==> flow/design.v <==
`timescale 1ns / 1ps
module fbindct_8bit #(
  parameter IN_WIDTH = 8,                                  
  parameter INT_BITS = 6,                                  
  parameter FRAC_BITS = 6,                                 
  parameter INTER_WIDTH = IN_WIDTH + INT_BITS + FRAC_BITS, 
  parameter OUT_WIDTH = 20                                 
)(
  input                                        clk,
  input                                        rst,
  input signed [8*IN_WIDTH-1:0]                x_in,         
  input                                        ready_in,     
  input                                        load,         
  output                                       valid_out,    
  output signed [8*OUT_WIDTH-1:0]              y_out         
);
parameter [1:0] IDLE = 2'b00;
parameter [1:0] WAIT = 2'b01;
parameter [1:0] SEND = 2'b10;
reg [1:0] state;
parameter [1:0] STAGE1 = 2'b00;
parameter [1:0] STAGE2 = 2'b01;
parameter [1:0] STAGE3 = 2'b10;
parameter [1:0] STAGE4 = 2'b11;
reg [1:0] stage;
reg signed [IN_WIDTH-1:0] x_reg_0, x_reg_1, x_reg_2, x_reg_3, x_reg_4, x_reg_5, x_reg_6, x_reg_7;
reg done;
assign valid_out = done;
always @(posedge clk) begin : state_machine
  if (rst) begin
    state <= IDLE;
    stage <= STAGE1;
    done <= 1'b0;
    x_reg_0 <= 0;
    x_reg_1 <= 0;
    x_reg_2 <= 0;
    x_reg_3 <= 0;
    x_reg_4 <= 0;
    x_reg_5 <= 0;
    x_reg_6 <= 0;
    x_reg_7 <= 0;
  end else begin
    case (state)
      IDLE: begin
        if(load) begin
          x_reg_0 <= x_in[1*IN_WIDTH-1:0*IN_WIDTH];
          x_reg_1 <= x_in[2*IN_WIDTH-1:1*IN_WIDTH];
          x_reg_2 <= x_in[3*IN_WIDTH-1:2*IN_WIDTH];
          x_reg_3 <= x_in[4*IN_WIDTH-1:3*IN_WIDTH];
          x_reg_4 <= x_in[5*IN_WIDTH-1:4*IN_WIDTH];
          x_reg_5 <= x_in[6*IN_WIDTH-1:5*IN_WIDTH];
          x_reg_6 <= x_in[7*IN_WIDTH-1:6*IN_WIDTH];
          x_reg_7 <= x_in[8*IN_WIDTH-1:7*IN_WIDTH];
          state <= WAIT;
        end
      end
      WAIT: begin
        case (stage)
          STAGE1: begin 
            stage <= STAGE2;
            done <= 1'b0;
          end
          STAGE2: stage <= STAGE3;
          STAGE3: stage <= STAGE4;
          STAGE4: begin 
            state <= SEND;
            stage <= STAGE1;
            done <= 1'b1;
          end
          default : begin 
            stage <= STAGE1;
          end
        endcase
      end
      SEND: begin
        if(ready_in) begin
          state <= IDLE;
          done <= 1'b0;
        end
      end
      default: state <= IDLE;
    endcase
  end
end
reg signed [INTER_WIDTH-1:0] a_reg_0, a_reg_1, a_reg_2, a_reg_3, a_reg_4, a_reg_5, a_reg_6, a_reg_7;
wire signed [INTER_WIDTH-1:0] a_wire_0, a_wire_1, a_wire_2, a_wire_3, a_wire_4, a_wire_5, a_wire_6, a_wire_7;
assign a_wire_0 = (x_reg_0 + x_reg_7) << FRAC_BITS;
assign a_wire_1 = (x_reg_1 + x_reg_6) << FRAC_BITS;
assign a_wire_2 = (x_reg_2 + x_reg_5) << FRAC_BITS;
assign a_wire_3 = (x_reg_3 + x_reg_4) << FRAC_BITS;
assign a_wire_4 = (x_reg_3 - x_reg_4) << FRAC_BITS;
assign a_wire_5 = (x_reg_2 - x_reg_5) << FRAC_BITS;
assign a_wire_6 = (x_reg_1 - x_reg_6) << FRAC_BITS;
assign a_wire_7 = (x_reg_0 - x_reg_7) << FRAC_BITS;
always @(posedge clk) begin : stage1
  if(rst) begin
    a_reg_0 <= 0;
    a_reg_1 <= 0;
    a_reg_2 <= 0;
    a_reg_3 <= 0;
    a_reg_4 <= 0;
    a_reg_5 <= 0;
    a_reg_6 <= 0;
    a_reg_7 <= 0;
  end else if(stage == STAGE1) begin
    a_reg_0 <= a_wire_0;
    a_reg_1 <= a_wire_1;
    a_reg_2 <= a_wire_2;
    a_reg_3 <= a_wire_3;
    a_reg_4 <= a_wire_4;
    a_reg_5 <= a_wire_5;
    a_reg_6 <= a_wire_6;
    a_reg_7 <= a_wire_7;
  end
end
reg signed [INTER_WIDTH-1:0] b_reg_0, b_reg_1;
wire signed [INTER_WIDTH-1:0] b_wire_0, b_wire_1;
assign b_wire_0 = (a_reg_5>>>2) + (a_reg_5>>>3) + a_reg_6;             
assign b_wire_1 = (b_wire_0>>>1) + (b_wire_0>>>3) - a_reg_5;           
always @(posedge clk) begin : stage2
  if(rst) begin
    b_reg_0 <= 0;
    b_reg_1 <= 0;
  end else if(stage == STAGE2) begin
    b_reg_0 <= b_wire_0;
    b_reg_1 <= b_wire_1;
  end
end
reg signed [INTER_WIDTH-1:0] c_reg_0, c_reg_1, c_reg_2, c_reg_3, c_reg_4, c_reg_5, c_reg_6, c_reg_7;
wire signed [INTER_WIDTH-1:0] c_wire_0, c_wire_1, c_wire_2, c_wire_3, c_wire_4, c_wire_5, c_wire_6, c_wire_7;
assign c_wire_0 = a_reg_0 + a_reg_3;
assign c_wire_1 = a_reg_2 + a_reg_1;
assign c_wire_2 = a_reg_1 - a_reg_2;
assign c_wire_3 = a_reg_0 - a_reg_3;
assign c_wire_4 = a_reg_4 + b_reg_1;
assign c_wire_5 = a_reg_4 - b_reg_1;
assign c_wire_6 = a_reg_7 - b_reg_0;
assign c_wire_7 = b_reg_0 + a_reg_7;
always @(posedge clk) begin : stage3 
  if(rst) begin
    c_reg_0 <= 0;
    c_reg_1 <= 0;
    c_reg_2 <= 0;
    c_reg_3 <= 0;
    c_reg_4 <= 0;
    c_reg_5 <= 0;
    c_reg_6 <= 0;
    c_reg_7 <= 0;
  end else if(stage == STAGE3) begin
    c_reg_0 <= c_wire_0;
    c_reg_1 <= c_wire_1;
    c_reg_2 <= c_wire_2;
    c_reg_3 <= c_wire_3;
    c_reg_4 <= c_wire_4;
    c_reg_5 <= c_wire_5;
    c_reg_6 <= c_wire_6;
    c_reg_7 <= c_wire_7;
  end
end
reg signed [INTER_WIDTH-1:0] d_reg_0, d_reg_1, d_reg_2, d_reg_3, d_reg_4, d_reg_5, d_reg_6;
wire signed [INTER_WIDTH-1:0] d_wire_0, d_wire_1, d_wire_2, d_wire_3, d_wire_4, d_wire_5, d_wire_6;
assign d_wire_0 = c_reg_0 + c_reg_1;                                          
assign d_wire_1 = (d_wire_0>>>1) - c_reg_1;                                   
assign d_wire_2 = c_reg_2 - ((c_reg_3>>>2) + (c_reg_3>>>3));                 
assign d_wire_3 = c_reg_3 + (d_wire_2>>>2) + (d_wire_2>>>3);                 
assign d_wire_4 = c_reg_4 - (c_reg_7>>>3);                                    
assign d_wire_5 = c_reg_5 + (c_reg_6>>>1) + (c_reg_6>>>2) + (c_reg_6>>>3);  
assign d_wire_6 = c_reg_6 - (d_wire_5>>>1);                                   
always @(posedge clk) begin : stage4 
  if(rst) begin
    d_reg_0 <= 0;
    d_reg_1 <= 0;
    d_reg_2 <= 0;
    d_reg_3 <= 0;
    d_reg_4 <= 0;
    d_reg_5 <= 0;
    d_reg_6 <= 0;
  end else if(stage == STAGE4) begin
    d_reg_0 <= d_wire_0;
    d_reg_1 <= d_wire_1;
    d_reg_2 <= d_wire_2;
    d_reg_3 <= d_wire_3;
    d_reg_4 <= d_wire_4;
    d_reg_5 <= d_wire_5;
    d_reg_6 <= d_wire_6;
  end
end
reg [INTER_WIDTH-1:0] c_reg7_delay;
always @(posedge clk) begin : delay_c_reg
  if (rst) begin
    c_reg7_delay <= 1'b0;
  end else begin
    c_reg7_delay <= c_reg_7;
  end
end
assign y_out[1*OUT_WIDTH-1:0*OUT_WIDTH] = d_reg_0;
assign y_out[2*OUT_WIDTH-1:1*OUT_WIDTH] = c_reg7_delay;
assign y_out[3*OUT_WIDTH-1:2*OUT_WIDTH] = d_reg_3;
assign y_out[4*OUT_WIDTH-1:3*OUT_WIDTH] = d_reg_6;
assign y_out[5*OUT_WIDTH-1:4*OUT_WIDTH] = d_reg_1;
assign y_out[6*OUT_WIDTH-1:5*OUT_WIDTH] = d_reg_5;
assign y_out[7*OUT_WIDTH-1:6*OUT_WIDTH] = d_reg_2;
assign y_out[8*OUT_WIDTH-1:7*OUT_WIDTH] = d_reg_4;
endmodule
Subject: tool reports on fbindct_8bit

Hi,

* Tool chain data of fbindct_8bit
Tool output for the design above before and after an edit, in the order of the flow.
"unedited" refers to lines of the RTL above, "edited" to lines of the edited file.
"difference": "edited" minus "unedited" as printed here. "relative change": 100 x difference / "unedited".
A cell with n/a has no value.
- Design top :: fbindct_8bit
- Clock input :: clk
- Library :: sky130hd
- Corner :: tt_025C_1v80

* The edit
The edit as a unified diff against the file above.
This change comes from a script, not from a designer. The edited design behaves differently; no optimisation was intended.
#+begin_src diff
@@ -187,11 +187,5 @@
 end
 reg [INTER_WIDTH-1:0] c_reg7_delay;
-always @(posedge clk) begin : delay_c_reg
-  if (rst) begin
-    c_reg7_delay <= 1'b0;
-  end else begin
-    c_reg7_delay <= c_reg_7;
-  end
-end
+always @(*) c_reg7_delay = c_reg_7;
 assign y_out[1*OUT_WIDTH-1:0*OUT_WIDTH] = d_reg_0;
 assign y_out[2*OUT_WIDTH-1:1*OUT_WIDTH] = c_reg7_delay;
#+end_src

* Word level
Source: Yosys, flattened and elaborated, memories not mapped. Widths are those after wreduce. Registers that Yosys merges into a memory's read port (data or address) are not register bits. Print and check cells do not count. Equal cells are merged and count once.
** Storage and ports
- input bits :: unedited 68, edited 68, difference 0, relative change 0.00%
- output and inout bits :: unedited 161, edited 161, difference 0, relative change 0.00%
- flip-flop bits (word level) :: unedited 536, edited 516, difference -20, relative change -3.73%
- word-level cells :: unedited 91, edited 90, difference -1, relative change -1.10%
** Operators by class
- $add $sub $neg :: unedited 31, edited 31, difference 0, relative change 0.00%
- reduce/logical cells :: unedited 6, edited 6, difference 0, relative change 0.00%
- mux-type cells :: unedited 8, edited 8, difference 0, relative change 0.00%
- equality and inequality tests :: unedited 9, edited 9, difference 0, relative change 0.00%
** Operators by type and width
- adder 20 bit :: unedited 5, edited 5, difference 0, relative change 0.00%
- adder 8 x 8 -> 9 bit :: unedited 4, edited 4, difference 0, relative change 0.00%
- subtractor 20 bit :: unedited 4, edited 4, difference 0, relative change 0.00%
- subtractor 8 x 8 -> 9 bit :: unedited 4, edited 4, difference 0, relative change 0.00%
- == test 2 bit with constant B :: unedited 3, edited 3, difference 0, relative change 0.00%
- 2-to-1 mux 2 bit :: unedited 3, edited 3, difference 0, relative change 0.00%
- != test 2 bit with constant B :: unedited 3, edited 3, difference 0, relative change 0.00%
- adder 20 x 17 -> 20 bit :: unedited 2, edited 2, difference 0, relative change 0.00%
- adder 20 x 18 -> 20 bit :: unedited 2, edited 2, difference 0, relative change 0.00%
- == test 2 x 1 -> 1 bit with constant B :: unedited 2, edited 2, difference 0, relative change 0.00%
- zero test 2 bit :: unedited 2, edited 2, difference 0, relative change 0.00%
- parallel mux 1 bit (select 2 bit) :: unedited 2, edited 2, difference 0, relative change 0.00%
- AND reduction 3 bit :: unedited 2, edited 2, difference 0, relative change 0.00%
- subtractor 20 x 19 -> 20 bit :: unedited 2, edited 2, difference 0, relative change 0.00%
- adder 13 x 12 -> 14 bit :: unedited 1, edited 1, difference 0, relative change 0.00%
- adder 14 x 20 -> 20 bit :: unedited 1, edited 1, difference 0, relative change 0.00%
- adder 18 x 17 -> 19 bit :: unedited 1, edited 1, difference 0, relative change 0.00%
- adder 19 x 17 -> 20 bit :: unedited 1, edited 1, difference 0, relative change 0.00%
- adder 20 x 19 -> 20 bit :: unedited 1, edited 1, difference 0, relative change 0.00%
- 2-to-1 mux 1 bit :: unedited 1, edited 1, difference 0, relative change 0.00%
- != test 3 bit with constant B :: unedited 1, edited 1, difference 0, relative change 0.00%
- parallel mux 2 bit (select 3 bit) :: unedited 1, edited 1, difference 0, relative change 0.00%
- parallel mux 2 bit (select 4 bit) :: unedited 1, edited 1, difference 0, relative change 0.00%
- AND reduction 2 bit :: unedited 1, edited 1, difference 0, relative change 0.00%
- nonzero test 2 bit :: unedited 1, edited 1, difference 0, relative change 0.00%
- subtractor 19 x 20 -> 20 bit :: unedited 1, edited 1, difference 0, relative change 0.00%
- subtractor 20 x 15 -> 20 bit :: unedited 1, edited 1, difference 0, relative change 0.00%
- subtractor 20 x 17 -> 20 bit :: unedited 1, edited 1, difference 0, relative change 0.00%

* Longest topological paths
Depth = most cells in a row (Yosys ltp): at word level without a register or memory, in the mapped netlist without a sequential cell, where the memories' decode and read muxes count.
** Depth
- depth after elaboration :: unedited 4, edited 4, difference 0, relative change 0.00%
- ABC_AREA :: unedited 0, edited 0
- mapped depth :: unedited 27, edited 26, difference -1, relative change -3.70%
- depth with buffers taken out :: unedited 26, edited 25, difference -1, relative change -3.85%

* Mapped cells and area
Source: synth_stat.txt of the flow (Yosys; design flattened, memories mapped). It holds for the ABC_AREA given above (unset counts as 0); a run with the other value may have another netlist.
** Cells by type
- sky130_fd_sc_hd__nor2_1 :: unedited 506, edited 466, difference -40, relative change -7.91%
- sky130_fd_sc_hd__dfxtp_1 :: unedited 435, edited 418, difference -17, relative change -3.91%
- sky130_fd_sc_hd__nor3_1 :: unedited 49, edited 66, difference +17, relative change +34.69%
- sky130_fd_sc_hd__buf_1 :: unedited 36, edited 21, difference -15, relative change -41.67%
- sky130_fd_sc_hd__xnor2_1 :: unedited 167, edited 154, difference -13, relative change -7.78%
- sky130_fd_sc_hd__a21oi_1 :: unedited 287, edited 275, difference -12, relative change -4.18%
- sky130_fd_sc_hd__clkbuf_1 :: unedited 113, edited 125, difference +12, relative change +10.62%
- sky130_fd_sc_hd__nand3_1 :: unedited 18, edited 30, difference +12, relative change +66.67%
- sky130_fd_sc_hd__o21bai_1 :: unedited 65, edited 75, difference +10, relative change +15.38%
- sky130_fd_sc_hd__mux2i_1 :: unedited 120, edited 111, difference -9, relative change -7.50%
- sky130_fd_sc_hd__a211oi_1 :: unedited 99, edited 108, difference +9, relative change +9.09%
- sky130_fd_sc_hd__a21o_1 :: unedited 55, edited 46, difference -9, relative change -16.36%
- sky130_fd_sc_hd__nand2b_1 :: unedited 22, edited 16, difference -6, relative change -27.27%
- sky130_fd_sc_hd__nand3b_1 :: unedited 6, edited 12, difference +6, relative change +100.00%
- sky130_fd_sc_hd__o21ai_0 :: unedited 104, edited 109, difference +5, relative change +4.81%
- sky130_fd_sc_hd__o21a_1 :: unedited 38, edited 43, difference +5, relative change +13.16%
- sky130_fd_sc_hd__nand4_1 :: unedited 8, edited 3, difference -5, relative change -62.50%
- sky130_fd_sc_hd__nor3b_1 :: unedited 6, edited 11, difference +5, relative change +83.33%
The list need not be complete.
** Mapped netlist
- sequential area (µm²) :: unedited 8708.4, edited 8368.0, difference -340.4, relative change -3.91%
- chip area (Yosys) (µm²) :: unedited 28621.2, edited 28447.3, difference -173.9, relative change -0.61%
- cell count :: unedited 3446, edited 3444, difference -2, relative change -0.06%
- flip-flop cells :: unedited 435, edited 418, difference -17, relative change -3.91%
- buffers :: unedited 172, edited 172, difference 0, relative change 0.00%

* Worst setup path after synthesis
OpenSTA on the mapped netlist: ideal clock, no wires. The path of least setup slack (recovery checks aside). Input and output delay are each 20% of the period. Register names are those of the netlist, which keeps one name where synthesis merged equal registers.
** Path post-synthesis
- path kind :: unedited register to register, edited register to register
- start :: unedited reg c_reg_6[4], edited reg c_reg_6[4]
- end :: unedited reg d_reg_6[19], edited reg d_reg_6[16]
- delay of the path (ps) :: unedited 5534, edited 5701, difference +167, relative change +3.02%
- path buffers :: unedited 0, edited 0, difference 0
- path slack (ps) :: unedited 4467, edited 4299, difference -168
- time at the first pin (ps) :: unedited 0, edited 0, difference 0
- driving pins on the path :: unedited 23, edited 24, difference +1, relative change +4.35%
- required time (ps) :: unedited 9917, edited 9863, difference -54, relative change -0.54%
- arrival time (ps) :: unedited 5451, edited 5564, difference +113, relative change +2.07%
- library setup time (ps) :: unedited 83, edited 137, difference +54
- clock period (ps) :: unedited 10000, edited 10000, difference 0, relative change 0.00%
- synthesis period reached (ps) :: unedited 5533, edited 5701, difference +168, relative change +3.04%
"delay of the path" = arrival - input delay + setup time.
"driving pins on the path": output pins that drive a net of the path, with the launching flip-flop's if there is one; two outputs of one cell count as two.
"synthesis period reached" is the clock period less the worst setup slack; recovery checks do not enter. This is arithmetic on one report: input and output delays are still those of the set period (20% each).
Between the ends stands the longest chain of elaborated cells between them, by number of cells; it is not shown to be the way that was timed. Of several equally long chains one is given.
Each line given opens the expression or statement behind the cell; cells for indexed reads and writes are added by Yosys, which also makes memories of some case tables.
Between the ends, post-synthesis, unedited:
- Cell sequence :: sky130_fd_sc_hd__dfxtp_1 > sky130_fd_sc_hd__inv_1 > sky130_fd_sc_hd__fa_1 > sky130_fd_sc_hd__fa_1 > sky130_fd_sc_hd__inv_1 > sky130_fd_sc_hd__ha_1 > sky130_fd_sc_hd__a211oi_1 > sky130_fd_sc_hd__o21bai_2 > sky130_fd_sc_hd__a21oi_1 > sky130_fd_sc_hd__xor2_1 > sky130_fd_sc_hd__ha_1 > sky130_fd_sc_hd__a21o_1 > sky130_fd_sc_hd__a21oi_1 > sky130_fd_sc_hd__nor3b_1 > sky130_fd_sc_hd__a21oi_1 > sky130_fd_sc_hd__maj3_2 > sky130_fd_sc_hd__maj3_2 > sky130_fd_sc_hd__o21a_1 > sky130_fd_sc_hd__o211ai_2 > sky130_fd_sc_hd__o211ai_2 > sky130_fd_sc_hd__maj3_2 > sky130_fd_sc_hd__a2111o_1 > sky130_fd_sc_hd__o221ai_1
- Cells in the longest elaborated chain :: 4
- Elaborated cells between the ends (all ways) :: 4
- Source lines of those cells :: 2
- Those cells by class :: add/sub (4)
** RTL lines, path post-synthesis, unedited
- start, declared :: RTL line 129 : reg signed [INTER_WIDTH-1:0] c_reg_0, c_reg_1, c_reg_2, c_reg_3, c_reg_4, c_reg_5, c_reg_6, c_reg_7;
- start, assigned :: RTL line 147 : c_reg_6 <= 0;
- start, assigned :: RTL line 156 : c_reg_6 <= c_wire_6;
- adder 20 x 19 -> 20 bit :: RTL line 167 : assign d_wire_5 = c_reg_5 + (c_reg_6>>>1) + (c_reg_6>>>2) + (c_reg_6>>>3);
- adder 20 x 18 -> 20 bit :: RTL line 167
- adder 20 x 17 -> 20 bit :: RTL line 167
- subtractor 20 x 19 -> 20 bit :: RTL line 168 : assign d_wire_6 = c_reg_6 - (d_wire_5>>>1);
- end, assigned :: RTL line 177 : d_reg_6 <= 0;
- end, assigned :: RTL line 185 : d_reg_6 <= d_wire_6;
- end, declared :: RTL line 160 : reg signed [INTER_WIDTH-1:0] d_reg_0, d_reg_1, d_reg_2, d_reg_3, d_reg_4, d_reg_5, d_reg_6;
Between the ends, post-synthesis, edited:
- Cell sequence :: sky130_fd_sc_hd__dfxtp_1 > sky130_fd_sc_hd__inv_1 > sky130_fd_sc_hd__fa_1 > sky130_fd_sc_hd__fa_1 > sky130_fd_sc_hd__inv_1 > sky130_fd_sc_hd__ha_1 > sky130_fd_sc_hd__a211oi_2 > sky130_fd_sc_hd__o21bai_1 > sky130_fd_sc_hd__a21oi_1 > sky130_fd_sc_hd__o21bai_1 > sky130_fd_sc_hd__a21oi_1 > sky130_fd_sc_hd__xor2_1 > sky130_fd_sc_hd__ha_1 > sky130_fd_sc_hd__a21o_1 > sky130_fd_sc_hd__a21oi_1 > sky130_fd_sc_hd__nand2_1 > sky130_fd_sc_hd__maj3_1 > sky130_fd_sc_hd__maj3_2 > sky130_fd_sc_hd__maj3_2 > sky130_fd_sc_hd__maj3_2 > sky130_fd_sc_hd__maj3_1 > sky130_fd_sc_hd__a21o_1 > sky130_fd_sc_hd__nand3_1 > sky130_fd_sc_hd__a211oi_1
- Cells in the longest elaborated chain :: 4
- Elaborated cells between the ends (all ways) :: 4
- Source lines of those cells :: 2
- Those cells by class :: add/sub (4)
** RTL lines, path post-synthesis, edited
- start, declared :: RTL line 129 : reg signed [INTER_WIDTH-1:0] c_reg_0, c_reg_1, c_reg_2, c_reg_3, c_reg_4, c_reg_5, c_reg_6, c_reg_7;
- start, assigned :: RTL line 147 : c_reg_6 <= 0;
- start, assigned :: RTL line 156 : c_reg_6 <= c_wire_6;
- adder 20 x 19 -> 20 bit :: RTL line 167 : assign d_wire_5 = c_reg_5 + (c_reg_6>>>1) + (c_reg_6>>>2) + (c_reg_6>>>3);
- adder 20 x 18 -> 20 bit :: RTL line 167
- adder 20 x 17 -> 20 bit :: RTL line 167
- subtractor 20 x 19 -> 20 bit :: RTL line 168 : assign d_wire_6 = c_reg_6 - (d_wire_5>>>1);
- end, assigned :: RTL line 177 : d_reg_6 <= 0;
- end, assigned :: RTL line 185 : d_reg_6 <= d_wire_6;
- end, declared :: RTL line 160 : reg signed [INTER_WIDTH-1:0] d_reg_0, d_reg_1, d_reg_2, d_reg_3, d_reg_4, d_reg_5, d_reg_6;

* Timing after layout
From the final timing report of each run of pair 1: the path of least setup slack in the routed layout; clock arrival at registers is part of the times.
The report prints the path's times to 10 ps; the period is as set.
** Path post-layout
- path kind :: unedited register to register, edited register to register
- start :: unedited reg c_reg_6[4], edited reg c_reg_6[4]
- end :: unedited reg d_reg_6[19], edited reg d_reg_6[19]
- required time (ps) :: unedited 6600, edited 6590, difference -10, relative change -0.15%
- library setup time (ps) :: unedited 80, edited 100, difference +20
- driving pins on the path :: unedited 22, edited 23, difference +1, relative change +4.55%
- arrival time (ps) :: unedited 6200, edited 6310, difference +110, relative change +1.77%
- clock period (ps) :: unedited 6090, edited 6090, difference 0, relative change 0.00%
- time at the first pin (ps) :: unedited 600, edited 600, difference 0, relative change 0.00%
- path buffers :: unedited 1, edited 0, difference -1, relative change -100.00%
- path slack (ps) :: unedited 400, edited 280, difference -120
Between the ends stands the longest chain of elaborated cells between them, by number of cells; it is not shown to be the way that was timed. Of several equally long chains one is given.
Between the ends, post-layout, unedited:
- Cell sequence :: sky130_fd_sc_hd__dfxtp_1 > sky130_fd_sc_hd__buf_4 > sky130_fd_sc_hd__fa_1 > sky130_fd_sc_hd__fa_1 > sky130_fd_sc_hd__fa_1 > sky130_fd_sc_hd__a211oi_2 > sky130_fd_sc_hd__o21bai_2 > sky130_fd_sc_hd__a21oi_1 > sky130_fd_sc_hd__xor2_1 > sky130_fd_sc_hd__ha_1 > sky130_fd_sc_hd__a21o_1 > sky130_fd_sc_hd__a21oi_2 > sky130_fd_sc_hd__nor3b_2 > sky130_fd_sc_hd__a21oi_1 > sky130_fd_sc_hd__maj3_2 > sky130_fd_sc_hd__maj3_2 > sky130_fd_sc_hd__o21a_1 > sky130_fd_sc_hd__o211ai_2 > sky130_fd_sc_hd__o211ai_2 > sky130_fd_sc_hd__maj3_2 > sky130_fd_sc_hd__a2111o_1 > sky130_fd_sc_hd__o221ai_1
- Cells in the longest elaborated chain :: 4
- Elaborated cells between the ends (all ways) :: 4
- Source lines of those cells :: 2
- Those cells by class :: add/sub (4)
** RTL lines, path post-layout, unedited
- start, declared :: RTL line 129 : reg signed [INTER_WIDTH-1:0] c_reg_0, c_reg_1, c_reg_2, c_reg_3, c_reg_4, c_reg_5, c_reg_6, c_reg_7;
- start, assigned :: RTL line 147 : c_reg_6 <= 0;
- start, assigned :: RTL line 156 : c_reg_6 <= c_wire_6;
- adder 20 x 19 -> 20 bit :: RTL line 167 : assign d_wire_5 = c_reg_5 + (c_reg_6>>>1) + (c_reg_6>>>2) + (c_reg_6>>>3);
- adder 20 x 18 -> 20 bit :: RTL line 167
- adder 20 x 17 -> 20 bit :: RTL line 167
- subtractor 20 x 19 -> 20 bit :: RTL line 168 : assign d_wire_6 = c_reg_6 - (d_wire_5>>>1);
- end, assigned :: RTL line 177 : d_reg_6 <= 0;
- end, assigned :: RTL line 185 : d_reg_6 <= d_wire_6;
- end, declared :: RTL line 160 : reg signed [INTER_WIDTH-1:0] d_reg_0, d_reg_1, d_reg_2, d_reg_3, d_reg_4, d_reg_5, d_reg_6;
Between the ends, post-layout, edited:
- Cell sequence :: sky130_fd_sc_hd__dfxtp_2 > sky130_fd_sc_hd__fa_1 > sky130_fd_sc_hd__fa_2 > sky130_fd_sc_hd__fa_2 > sky130_fd_sc_hd__a211oi_2 > sky130_fd_sc_hd__o21bai_2 > sky130_fd_sc_hd__a21oi_2 > sky130_fd_sc_hd__o21bai_1 > sky130_fd_sc_hd__a21oi_1 > sky130_fd_sc_hd__xor2_1 > sky130_fd_sc_hd__ha_1 > sky130_fd_sc_hd__nand3_1 > sky130_fd_sc_hd__a21oi_2 > sky130_fd_sc_hd__o21ai_1 > sky130_fd_sc_hd__and2_1 > sky130_fd_sc_hd__maj3_2 > sky130_fd_sc_hd__maj3_2 > sky130_fd_sc_hd__o41ai_4 > sky130_fd_sc_hd__o311ai_1 > sky130_fd_sc_hd__a31oi_1 > sky130_fd_sc_hd__a2111oi_2 > sky130_fd_sc_hd__or4_1 > sky130_fd_sc_hd__o311ai_1
- Cells in the longest elaborated chain :: 4
- Elaborated cells between the ends (all ways) :: 4
- Source lines of those cells :: 2
- Those cells by class :: add/sub (4)
** RTL lines, path post-layout, edited
- start, declared :: RTL line 129 : reg signed [INTER_WIDTH-1:0] c_reg_0, c_reg_1, c_reg_2, c_reg_3, c_reg_4, c_reg_5, c_reg_6, c_reg_7;
- start, assigned :: RTL line 147 : c_reg_6 <= 0;
- start, assigned :: RTL line 156 : c_reg_6 <= c_wire_6;
- adder 20 x 19 -> 20 bit :: RTL line 167 : assign d_wire_5 = c_reg_5 + (c_reg_6>>>1) + (c_reg_6>>>2) + (c_reg_6>>>3);
- adder 20 x 18 -> 20 bit :: RTL line 167
- adder 20 x 17 -> 20 bit :: RTL line 167
- subtractor 20 x 19 -> 20 bit :: RTL line 168 : assign d_wire_6 = c_reg_6 - (d_wire_5>>>1);
- end, assigned :: RTL line 177 : d_reg_6 <= 0;
- end, assigned :: RTL line 185 : d_reg_6 <= d_wire_6;
- end, declared :: RTL line 160 : reg signed [INTER_WIDTH-1:0] d_reg_0, d_reg_1, d_reg_2, d_reg_3, d_reg_4, d_reg_5, d_reg_6;

* Layout results
Both versions went through the flow (Yosys, OpenROAD) with the same settings in each pair. Constraints: input delay and output delay 20% of the set period each, output load 0.01 pF.
Flow settings, pair 1:
- CORE_UTILIZATION :: 40
- period_ns :: 6.09
- CAP_MARGIN :: 20
- CORE_MARGIN :: 2
- SLEW_MARGIN :: 20
** Final reports, pair 1
- total power after layout (mW) :: unedited 12.728, edited 12.638, difference -0.090, relative change -0.71%
- period reached (ps) :: unedited 5686, edited 5812, difference +126, relative change +2.22%
- utilization after routing :: unedited 0.466, edited 0.471, difference +0.005
- lowest hold slack (ps) :: unedited 460, edited 469, difference +9
- overall die area (µm²) :: unedited 73709.5, edited 73267.7, difference -441.8, relative change -0.60%
- std-cell area (final layout) (µm²) :: unedited 33163.1, edited 33111.8, difference -51.3, relative change -0.15%
- post-route setup TNS (ps) :: unedited 0, edited 0, difference 0
- worst setup slack after layout (ps) :: unedited 404, edited 278, difference -126
- netlist area reported by Yosys (µm²) :: unedited 28621.2, edited 28447.3, difference -173.9, relative change -0.61%
Flow settings, pair 2:
- ABC_AREA :: 0
- CORE_UTILIZATION :: 20
- CTS_CLUSTER_DIAMETER :: 360
- MAX_ROUTING_LAYER :: met4
- PLACE_DENSITY_LB_ADDON :: 0.11
- TNS_END_PERCENT :: 40
- period_ns :: 9.19
- CAP_MARGIN :: 20
- CORE_MARGIN :: 2
- SLEW_MARGIN :: 20
** Final reports, pair 2
- total power after layout (mW) :: unedited 8.838, edited 8.674, difference -0.164, relative change -1.86%
- period reached (ps) :: unedited 6025, edited 6277, difference +252, relative change +4.18%
- utilization after routing :: unedited 0.244, edited 0.243, difference -0.001
- lowest hold slack (ps) :: unedited 465, edited 463, difference -2
- overall die area (µm²) :: unedited 146149.0, edited 145268.0, difference -881.0, relative change -0.60%
- std-cell area (final layout) (µm²) :: unedited 34535.6, edited 34334.2, difference -201.4, relative change -0.58%
- post-route setup TNS (ps) :: unedited 0, edited 0, difference 0
- worst setup slack after layout (ps) :: unedited 3165, edited 2913, difference -252
- netlist area reported by Yosys (µm²) :: unedited 28621.2, edited 28447.3, difference -173.9, relative change -0.61%
"period reached" means the clock period less the worst setup slack. The figure is calculated, with input and output delays left at 20% of the set period.
By "total power after layout" is meant OpenSTA's value without simulated activity: inputs other than the clock are taken to toggle once in ten clock periods, and the tool carries that through the logic.

Regards
